==> flow/design.v <==
module enc_bundler(
	input wire 						bundling_features,
    input wire [617-1:0]	bits_to_bundle,
    output wire 					thresholded_bit
    );
	localparam integer ENCODING_BIT_THR = 6;
    logic [1:0] tree_add_lvl_0	[0:307];
    wire  [2:0] tree_add_lvl_1	[0:153];
    wire  [3:0] tree_add_lvl_2	[0:76];
    wire  [4:0] tree_add_lvl_3	[0:38];
    wire  [5:0] tree_add_lvl_4	[0:18];
    wire  [6:0] tree_add_lvl_5	[0:9];
    wire  [7:0] tree_add_lvl_6	[0:4];
    wire  [8:0] tree_add_lvl_7	[0:1];
    wire  [9:0] tree_add_lvl_8;
    wire  [9:0] accumulated_sum;
	always_comb begin
			for (int i = 0; i < 308; i++ ) begin
			  tree_add_lvl_0[i] = bits_to_bundle[2*i] + bits_to_bundle[(2*i)+1];
			end
	end
    for (genvar i = 0; i < 154; i++ ) begin
      assign tree_add_lvl_1[i] = tree_add_lvl_0[2*i] + tree_add_lvl_0[(2*i)+1];
    end
    for (genvar i = 0; i < 77; i++ ) begin
      assign tree_add_lvl_2[i] = tree_add_lvl_1[2*i] + tree_add_lvl_1[(2*i)+1];
    end
    for (genvar i = 0; i < 38; i++ ) begin
      assign tree_add_lvl_3[i] = tree_add_lvl_2[2*i] + tree_add_lvl_2[(2*i)+1];
    end
    assign tree_add_lvl_3[38] = tree_add_lvl_2[76] + bits_to_bundle[616];
    for (genvar i = 0; i < 19; i++ ) begin
      assign tree_add_lvl_4[i] = tree_add_lvl_3[2*i] + tree_add_lvl_3[(2*i)+1];
    end
    for (genvar i = 0; i < 9; i++ ) begin
      assign tree_add_lvl_5[i] = tree_add_lvl_4[2*i] + tree_add_lvl_4[(2*i)+1];
    end
    assign tree_add_lvl_5[9] = tree_add_lvl_4[18] + tree_add_lvl_3[38];
    for (genvar i = 0; i < 5; i++ ) begin
      assign tree_add_lvl_6[i] = tree_add_lvl_5[2*i] + tree_add_lvl_5[(2*i)+1];
    end
    for (genvar i = 0; i < 2; i++ ) begin
      assign tree_add_lvl_7[i] = tree_add_lvl_6[2*i] + tree_add_lvl_6[(2*i)+1];
    end
    assign tree_add_lvl_8 = tree_add_lvl_7[0] + tree_add_lvl_7[1];
    assign accumulated_sum = tree_add_lvl_8 + tree_add_lvl_6[4]; 
    assign thresholded_bit = (accumulated_sum > ENCODING_BIT_THR) ? 1'b1 : 1'b0;
endmodule  
module enc_bundler_top(
	input  wire 						clk,
	input  wire 						nrst,
	input  wire 						bundling_features,
	input  wire [617-1:0]	bits_to_bundle,
	output logic 						encoded_bit
	);
	wire thresholded_bit;
	enc_bundler ENC_BUNDLER(
		.bundling_features					(bundling_features),
		.bits_to_bundle						(bits_to_bundle),
		.thresholded_bit					(thresholded_bit)
	);
	always_ff @(posedge clk or negedge nrst) begin
		if (!nrst) begin
			encoded_bit <= 1'b0;
		end
		else if (bundling_features) begin
			encoded_bit <= thresholded_bit;
		end
		else begin
			encoded_bit <= encoded_bit;
		end
	end
endmodule
Memo
Re: synthesis data of enc_bundler_top

==> Tool chain data of enc_bundler_top <==
Tool output for the design above before and after an edit, in the order of the flow.
Lines under "orig" count in the file above, lines under "edited" in the edited file.
"delta": "edited" minus "orig" as printed here.
Operators carry their Yosys type and port widths (W data, S select, Z words).
Cell names lack the library's common part.
{ "inputs": {"design": "enc_bundler_top", "clock": "clk", "lib": "sky130hd", "corner": "tt_025C_1v80"} }

==> The edit <==
The edit as a unified diff against the file above.
This change comes from a script, not from a designer. The edited design behaves differently; no optimisation was intended.
begin of diff
@@ -43,5 +43,5 @@
       assign tree_add_lvl_7[i] = tree_add_lvl_6[2*i] + tree_add_lvl_6[(2*i)+1];
     end
-    assign tree_add_lvl_8 = tree_add_lvl_7[0] + tree_add_lvl_7[1];
+    assign tree_add_lvl_8 = tree_add_lvl_7[0] | tree_add_lvl_7[1];
     assign accumulated_sum = tree_add_lvl_8 + tree_add_lvl_6[4]; 
     assign thresholded_bit = (accumulated_sum > ENCODING_BIT_THR) ? 1'b1 : 1'b0;
end of diff

==> Elaborated design <==
Yosys after proc, flatten, opt, wreduce and memory -nomap, before mapping. Enables and synchronous resets that opt folds into registers are not counted as muxes. Print and check cells are not counted. Equal cells are merged and count once.
{ "word_totals": {"columns": ["element", "orig", "edited", "delta"], "rows": [
  ["clocked_rd_ports_x_width", 0, 0, 0],
  ["romBits", 0, 0, 0],
  ["n_memories", 0, 0, 0],
  ["out_inout_bits", 1, 1, 0],
  ["word_cells", 619, 619, 0],
  ["inputBits", 620, 620, 0],
  ["latchBits", 0, 0, 0],
  ["register_bits", 1, 1, 0],
  ["ramBits", 0, 0, 0]
]} }
{ "op_classes": {"columns": ["element", "orig", "edited", "delta"], "rows": [
  ["compare", 1, 1, 0],
  ["n_mul", 0, 0, 0],
  ["mux", 1, 1, 0],
  ["shift", 0, 0, 0],
  ["logic", 0, 1, 1],
  ["reduce_logical", 0, 0, 0],
  ["n_div", 0, 0, 0],
  ["equal", 0, 0, 0],
  ["add_sub_neg", 616, 615, -1]
]} }
{ "op_table": {"columns": ["cell", "orig", "edited", "delta"], "rows": [
  ["$add A9 B9 Y10", 1, 0, -1],
  ["$or A9 B9 Y9", 0, 1, 1],
  ["$add A1 B1 Y2", 308, 308, 0],
  ["$add A2 B2 Y3", 154, 154, 0],
  ["$add A3 B3 Y4", 77, 77, 0],
  ["$add A4 B4 Y5", 38, 38, 0],
  ["$add A5 B5 Y6", 19, 19, 0],
  ["$add A6 B6 Y7", 9, 9, 0],
  ["$add A7 B7 Y8", 5, 5, 0],
  ["$add A8 B8 Y9", 2, 2, 0],
  ["$add A10 B8 Y10", 1, 1, 0],
  ["$add A4 B1 Y5", 1, 1, 0],
  ["$add A6 B5 Y7", 1, 1, 0],
  ["$gt A10 B3 Y1 const B", 1, 1, 0],
  ["$mux W1", 1, 1, 0]
]} }

==> Depth <==
Depth = most cells in a row (Yosys ltp): at word level without a register or memory, in the mapped netlist without a sequential cell, where the memories' decode and read muxes count.
{ "depth": {"columns": ["element", "orig", "edited", "delta"], "rows": [
  ["depth_word", 12, 12, 0],
  ["abc_area", "0", "0", null],
  ["depth_mapped", 31, 45, 14],
  ["ltp_nobuf", 31, 44, 13]
]} }

==> Netlist <==
Source: synth_stat.txt of the flow (Yosys; design flattened, memories mapped). It holds for the ABC_AREA given above (unset counts as 0); a run with the other value may have another netlist.
{ "types": {"columns": ["cell_type", "orig", "edited", "delta"], "rows": [
  ["inv_1", 938, 903, -35],
  ["ha_1", 78, 112, 34],
  ["fa_1", 599, 580, -19],
  ["xor2_1", 0, 8, 8],
  ["nor2_1", 6, 12, 6],
  ["a21oi_1", 3, 9, 6],
  ["nand2_1", 4, 9, 5],
  ["nor3_1", 1, 6, 5],
  ["xnor2_1", 1, 6, 5],
  ["a21o_1", 1, 5, 4],
  ["nand3_1", 0, 3, 3],
  ["o21a_1", 0, 3, 3],
  ["o21ai_0", 4, 6, 2],
  ["nor2b_1", 2, 4, 2],
  ["o21ai_1", 1, 3, 2],
  ["a31oi_1", 0, 2, 2],
  ["nand2b_1", 0, 2, 2],
  ["o41ai_1", 0, 2, 2]
]} }
The list need not be complete.
{ "synth_totals": {"columns": ["element", "orig", "edited", "delta"], "rows": [
  ["sequential_area_um2", 25.0, 25.0, 0.0],
  ["synth_area_um2", 16828.6, 17035.1, 206.5],
  ["ffs", 1, 1, 0],
  ["cell_count", 1661, 1694, 33]
]} }
By module: a second synthesis without flattening, with its own total; a netlist apart from the flattened one above.
{ "unflattened": {"columns": ["element", "orig", "edited", "delta"], "rows": [
  ["cells_unflattened", 1660, 1688, 28],
  ["area_unflattened_um2", 16817.4, 17041.3, 223.9]
]} }
Each row is one instance without its submodules.
{ "by_module_orig": {"columns": ["mod", "cells", "n_inst", "mod_area_um2"], "rows": [
  ["enc_bundler", 1658, 1, 16777.3],
  ["enc_bundler_top", 2, 1, 40.0]
]} }
{ "by_module_edited": {"columns": ["mod", "cells", "n_inst", "mod_area_um2"], "rows": [
  ["enc_bundler", 1686, 1, 17001.3],
  ["enc_bundler_top", 2, 1, 40.0]
]} }

==> Path before layout <==
Source: OpenSTA report_checks on the synthesized netlist (no wires, ideal clock, input and output delay 20% of the period each), path of least setup slack; recovery checks are left aside. Register names are those of the netlist, which keeps one name where synthesis merged equal registers.
{ "synth_path": {"columns": ["element", "orig", "edited", "delta"], "rows": [
  ["path_type", "input-to-reg", "input-to-reg", null],
  ["startpoint", "in bits_to_bundle[443]", "in bits_to_bundle[149]", null],
  ["endpoint", "reg encoded_bit", "reg encoded_bit", null],
  ["driving_pins", 31, 41, 10],
  ["setup_time_ns", 0.139, 0.129, -0.010],
  ["path_buffers", 0, 0, 0],
  ["path_delay_ns", 8.353, 12.096, 3.743],
  ["arrival_time_ns", 10.714, 14.467, 3.753],
  ["tclk_ns", 12.5, 12.5, 0.0],
  ["setup_slack_ns", 1.647, -2.096, -3.743],
  ["period_less_setup_slack_ns", 10.853, 14.596, 3.743]
]} }
"path_delay_ns" is the arrival time less input delay plus setup time.
"driving_pins": output pins that drive a net of the path, with the launching flip-flop's if there is one; two outputs of one cell count as two.
"period_less_setup_slack_ns" is the clock period less the worst setup slack; recovery checks do not enter. This is arithmetic on one report: input and output delays are still those of the set period (20% each).
The rows between start and end are the longest chain of elaborated cells between them; the timing report does not say that the signal goes this way. Where chains are equally long, one stands for them.
Each line given opens the expression or statement behind the cell; cells for indexed reads and writes are added by Yosys, which also makes memories of some case tables.
At most two assigning lines are given for a register; there are more.
{ "synth_via_orig": {"cell_sequence": "fa_1 inv_1 fa_1 inv_1 fa_1 inv_1 fa_1 inv_1 fa_1 inv_1 fa_1 fa_1 inv_1 fa_1 inv_1 fa_1 inv_1 fa_1 inv_1 fa_1 fa_1 fa_1 inv_1 fa_1 inv_1 fa_1 and2b_1 nor4b_1 a221o_1 nor4_2 a41oi_2", "elab_chain_cells": 12} }
{ "synth_rtl_orig": {"columns": ["element", "line_no", "source"], "rows": [
  ["start: declaration", 53, "input wire [617-1:0] bits_to_bundle,"],
  ["$add A1 B1 Y2", 19, "tree_add_lvl_0[i] = bits_to_bundle[2*i] + bits_to_bundle[(2*i)+1];"],
  ["$add A2 B2 Y3", 23, "assign tree_add_lvl_1[i] = tree_add_lvl_0[2*i] + tree_add_lvl_0[(2*i)+1];"],
  ["$add A3 B3 Y4", 26, "assign tree_add_lvl_2[i] = tree_add_lvl_1[2*i] + tree_add_lvl_1[(2*i)+1];"],
  ["$add A4 B4 Y5", 29, "assign tree_add_lvl_3[i] = tree_add_lvl_2[2*i] + tree_add_lvl_2[(2*i)+1];"],
  ["$add A5 B5 Y6", 33, "assign tree_add_lvl_4[i] = tree_add_lvl_3[2*i] + tree_add_lvl_3[(2*i)+1];"],
  ["$add A6 B6 Y7", 36, "assign tree_add_lvl_5[i] = tree_add_lvl_4[2*i] + tree_add_lvl_4[(2*i)+1];"],
  ["$add A7 B7 Y8", 40, "assign tree_add_lvl_6[i] = tree_add_lvl_5[2*i] + tree_add_lvl_5[(2*i)+1];"],
  ["$add A8 B8 Y9", 43, "assign tree_add_lvl_7[i] = tree_add_lvl_6[2*i] + tree_add_lvl_6[(2*i)+1];"],
  ["$add A9 B9 Y10", 45, "assign tree_add_lvl_8 = tree_add_lvl_7[0] + tree_add_lvl_7[1];"],
  ["$add A10 B8 Y10", 46, "assign accumulated_sum = tree_add_lvl_8 + tree_add_lvl_6[4];"],
  ["$gt A10 B3 Y1", 47, "assign thresholded_bit = (accumulated_sum > ENCODING_BIT_THR) ? 1'b1 : 1'b0;"],
  ["$mux W1", 47, null],
  ["end: assignment", 67, "encoded_bit <= thresholded_bit;"],
  ["end: assignment", 70, "encoded_bit <= encoded_bit;"],
  ["end: declaration", 54, "output logic encoded_bit"]
]} }
{ "synth_via_edited": {"cell_sequence": "inv_1 fa_1 inv_1 fa_1 fa_1 inv_1 fa_1 inv_1 fa_1 inv_1 fa_1 inv_1 fa_1 inv_1 fa_1 fa_1 fa_1 fa_1 (+5 left out) inv_1 fa_1 fa_1 fa_1 fa_1 inv_1 fa_1 fa_1 inv_1 fa_1 inv_1 fa_1 xor2_1 nand3_1 o2111ai_1 or4_4 nor3_2 a31oi_1", "elab_chain_cells": 12} }
{ "synth_rtl_edited": {"columns": ["element", "line_no", "source"], "rows": [
  ["start: declaration", 53, "input wire [617-1:0] bits_to_bundle,"],
  ["$add A1 B1 Y2", 19, "tree_add_lvl_0[i] = bits_to_bundle[2*i] + bits_to_bundle[(2*i)+1];"],
  ["$add A2 B2 Y3", 23, "assign tree_add_lvl_1[i] = tree_add_lvl_0[2*i] + tree_add_lvl_0[(2*i)+1];"],
  ["$add A3 B3 Y4", 26, "assign tree_add_lvl_2[i] = tree_add_lvl_1[2*i] + tree_add_lvl_1[(2*i)+1];"],
  ["$add A4 B4 Y5", 29, "assign tree_add_lvl_3[i] = tree_add_lvl_2[2*i] + tree_add_lvl_2[(2*i)+1];"],
  ["$add A5 B5 Y6", 33, "assign tree_add_lvl_4[i] = tree_add_lvl_3[2*i] + tree_add_lvl_3[(2*i)+1];"],
  ["$add A6 B6 Y7", 36, "assign tree_add_lvl_5[i] = tree_add_lvl_4[2*i] + tree_add_lvl_4[(2*i)+1];"],
  ["$add A7 B7 Y8", 40, "assign tree_add_lvl_6[i] = tree_add_lvl_5[2*i] + tree_add_lvl_5[(2*i)+1];"],
  ["$add A8 B8 Y9", 43, "assign tree_add_lvl_7[i] = tree_add_lvl_6[2*i] + tree_add_lvl_6[(2*i)+1];"],
  ["$or A9 B9 Y9", 45, "assign tree_add_lvl_8 = tree_add_lvl_7[0] | tree_add_lvl_7[1];"],
  ["$add A10 B8 Y10", 46, "assign accumulated_sum = tree_add_lvl_8 + tree_add_lvl_6[4];"],
  ["$gt A10 B3 Y1", 47, "assign thresholded_bit = (accumulated_sum > ENCODING_BIT_THR) ? 1'b1 : 1'b0;"],
  ["$mux W1", 47, null],
  ["end: assignment", 67, "encoded_bit <= thresholded_bit;"],
  ["end: assignment", 70, "encoded_bit <= encoded_bit;"],
  ["end: declaration", 54, "output logic encoded_bit"]
]} }

==> Timing after layout <==
Path of least setup slack in the final report of each run of set A (OpenROAD, finished layout, wires in). Where an end is a register, its clock arrival counts in the times.
{ "layout_path": {"columns": ["element", "orig", "edited", "delta"], "rows": [
  ["path_type", "input-to-reg", "input-to-reg", null],
  ["startpoint", "in bits_to_bundle[149]", "in bits_to_bundle[149]", null],
  ["endpoint", "reg encoded_bit", "reg encoded_bit", null],
  ["setup_slack_ns", 0.81, -2.82, -3.63],
  ["arrival_time_ns", 11.55, 15.17, 3.62],
  ["driving_pins", 30, 43, 13],
  ["setup_time_ns", 0.14, 0.14, 0.00],
  ["tclk_ns", 12.5, 12.5, 0.0],
  ["path_buffers", 1, 1, 0]
]} }
The rows between start and end are the longest chain of elaborated cells between them; the timing report does not say that the signal goes this way. Where chains are equally long, one stands for them.
At most two assigning lines are given for a register; there are more.
{ "layout_via_orig": {"cell_sequence": "clkdlybuf4s50_1 inv_1 fa_1 inv_1 fa_1 fa_1 inv_1 fa_1 inv_1 fa_1 inv_1 fa_1 inv_1 fa_1 inv_1 fa_1 fa_1 fa_1 fa_1 fa_1 fa_1 inv_1 fa_1 inv_1 fa_1 and2b_1 nor4b_1 a221o_1 nor4_2 a41oi_2", "elab_chain_cells": 12} }
{ "layout_rtl_orig": {"columns": ["element", "line_no", "source"], "rows": [
  ["start: declaration", 53, "input wire [617-1:0] bits_to_bundle,"],
  ["$add A1 B1 Y2", 19, "tree_add_lvl_0[i] = bits_to_bundle[2*i] + bits_to_bundle[(2*i)+1];"],
  ["$add A2 B2 Y3", 23, "assign tree_add_lvl_1[i] = tree_add_lvl_0[2*i] + tree_add_lvl_0[(2*i)+1];"],
  ["$add A3 B3 Y4", 26, "assign tree_add_lvl_2[i] = tree_add_lvl_1[2*i] + tree_add_lvl_1[(2*i)+1];"],
  ["$add A4 B4 Y5", 29, "assign tree_add_lvl_3[i] = tree_add_lvl_2[2*i] + tree_add_lvl_2[(2*i)+1];"],
  ["$add A5 B5 Y6", 33, "assign tree_add_lvl_4[i] = tree_add_lvl_3[2*i] + tree_add_lvl_3[(2*i)+1];"],
  ["$add A6 B6 Y7", 36, "assign tree_add_lvl_5[i] = tree_add_lvl_4[2*i] + tree_add_lvl_4[(2*i)+1];"],
  ["$add A7 B7 Y8", 40, "assign tree_add_lvl_6[i] = tree_add_lvl_5[2*i] + tree_add_lvl_5[(2*i)+1];"],
  ["$add A8 B8 Y9", 43, "assign tree_add_lvl_7[i] = tree_add_lvl_6[2*i] + tree_add_lvl_6[(2*i)+1];"],
  ["$add A9 B9 Y10", 45, "assign tree_add_lvl_8 = tree_add_lvl_7[0] + tree_add_lvl_7[1];"],
  ["$add A10 B8 Y10", 46, "assign accumulated_sum = tree_add_lvl_8 + tree_add_lvl_6[4];"],
  ["$gt A10 B3 Y1", 47, "assign thresholded_bit = (accumulated_sum > ENCODING_BIT_THR) ? 1'b1 : 1'b0;"],
  ["$mux W1", 47, null],
  ["end: assignment", 67, "encoded_bit <= thresholded_bit;"],
  ["end: assignment", 70, "encoded_bit <= encoded_bit;"],
  ["end: declaration", 54, "output logic encoded_bit"]
]} }
{ "layout_via_edited": {"cell_sequence": "clkdlybuf4s50_1 inv_1 fa_1 inv_1 fa_1 fa_1 inv_1 fa_1 inv_1 fa_1 inv_1 fa_1 inv_1 fa_1 inv_1 fa_1 fa_1 fa_1 (+7 left out) inv_1 fa_1 fa_1 inv_1 fa_1 inv_1 fa_1 fa_1 inv_1 fa_1 inv_2 fa_2 xor2_1 nand3_1 o2111ai_2 or4_4 nor3_2 a31oi_1", "elab_chain_cells": 12} }
{ "layout_rtl_edited": {"columns": ["element", "line_no", "source"], "rows": [
  ["start: declaration", 53, "input wire [617-1:0] bits_to_bundle,"],
  ["$add A1 B1 Y2", 19, "tree_add_lvl_0[i] = bits_to_bundle[2*i] + bits_to_bundle[(2*i)+1];"],
  ["$add A2 B2 Y3", 23, "assign tree_add_lvl_1[i] = tree_add_lvl_0[2*i] + tree_add_lvl_0[(2*i)+1];"],
  ["$add A3 B3 Y4", 26, "assign tree_add_lvl_2[i] = tree_add_lvl_1[2*i] + tree_add_lvl_1[(2*i)+1];"],
  ["$add A4 B4 Y5", 29, "assign tree_add_lvl_3[i] = tree_add_lvl_2[2*i] + tree_add_lvl_2[(2*i)+1];"],
  ["$add A5 B5 Y6", 33, "assign tree_add_lvl_4[i] = tree_add_lvl_3[2*i] + tree_add_lvl_3[(2*i)+1];"],
  ["$add A6 B6 Y7", 36, "assign tree_add_lvl_5[i] = tree_add_lvl_4[2*i] + tree_add_lvl_4[(2*i)+1];"],
  ["$add A7 B7 Y8", 40, "assign tree_add_lvl_6[i] = tree_add_lvl_5[2*i] + tree_add_lvl_5[(2*i)+1];"],
  ["$add A8 B8 Y9", 43, "assign tree_add_lvl_7[i] = tree_add_lvl_6[2*i] + tree_add_lvl_6[(2*i)+1];"],
  ["$or A9 B9 Y9", 45, "assign tree_add_lvl_8 = tree_add_lvl_7[0] | tree_add_lvl_7[1];"],
  ["$add A10 B8 Y10", 46, "assign accumulated_sum = tree_add_lvl_8 + tree_add_lvl_6[4];"],
  ["$gt A10 B3 Y1", 47, "assign thresholded_bit = (accumulated_sum > ENCODING_BIT_THR) ? 1'b1 : 1'b0;"],
  ["$mux W1", 47, null],
  ["end: assignment", 67, "encoded_bit <= thresholded_bit;"],
  ["end: assignment", 70, "encoded_bit <= encoded_bit;"],
  ["end: declaration", 54, "output logic encoded_bit"]
]} }

==> Flow runs <==
Runs of the flow (Yosys, OpenROAD) on both versions; the two runs of a pair have the same settings. The constraints put input and output delay at 20% of the set period each and load the outputs with 0.01 pF.
{ "settings_set_A": {"CORE_UTILIZATION": 40, "PLACE_DENSITY": 0.6, "period_ns": 12.5, "CAP_MARGIN": 20, "CORE_MARGIN": 2, "SLEW_MARGIN": 20} }
{ "measured_set_A": {"columns": ["element", "orig", "edited", "delta"], "rows": [
  ["final_die_area_um2", 43729.1, 44253.4, 524.3],
  ["yosys.chip_area_um2", 16828.6, 17035.1, 206.5],
  ["final_cell_area_um2", 23731.5, 24243.3, 511.8],
  ["ws_setup_ns", 0.811, -2.819, -3.630],
  ["tns_ns", 0.000, -2.819, -2.819]
]} }
{ "settings_set_B": {"CAP_MARGIN": 25, "CELL_PAD_IN_SITES_DETAIL_PLACEMENT": 1, "CELL_PAD_IN_SITES_GLOBAL_PLACEMENT": 3, "CORE_MARGIN": 9, "CORE_UTILIZATION": 24, "GPL_ROUTABILITY_DRIVEN": 0, "GPL_TIMING_DRIVEN": 0, "PLACE_DENSITY_LB_ADDON": 0.17, "SETUP_SLACK_MARGIN": 2.4, "period_ns": 8.31, "SLEW_MARGIN": 20} }
{ "measured_set_B": {"columns": ["element", "orig", "edited", "delta"], "rows": [
  ["final_die_area_um2", 79975.8, 80894.7, 918.9],
  ["yosys.chip_area_um2", 16828.6, 17035.1, 206.5],
  ["final_cell_area_um2", 24279.5, 24518.5, 239.0],
  ["ws_setup_ns", -2.607, -6.377, -3.770],
  ["tns_ns", -2.607, -6.377, -3.770]
]} }
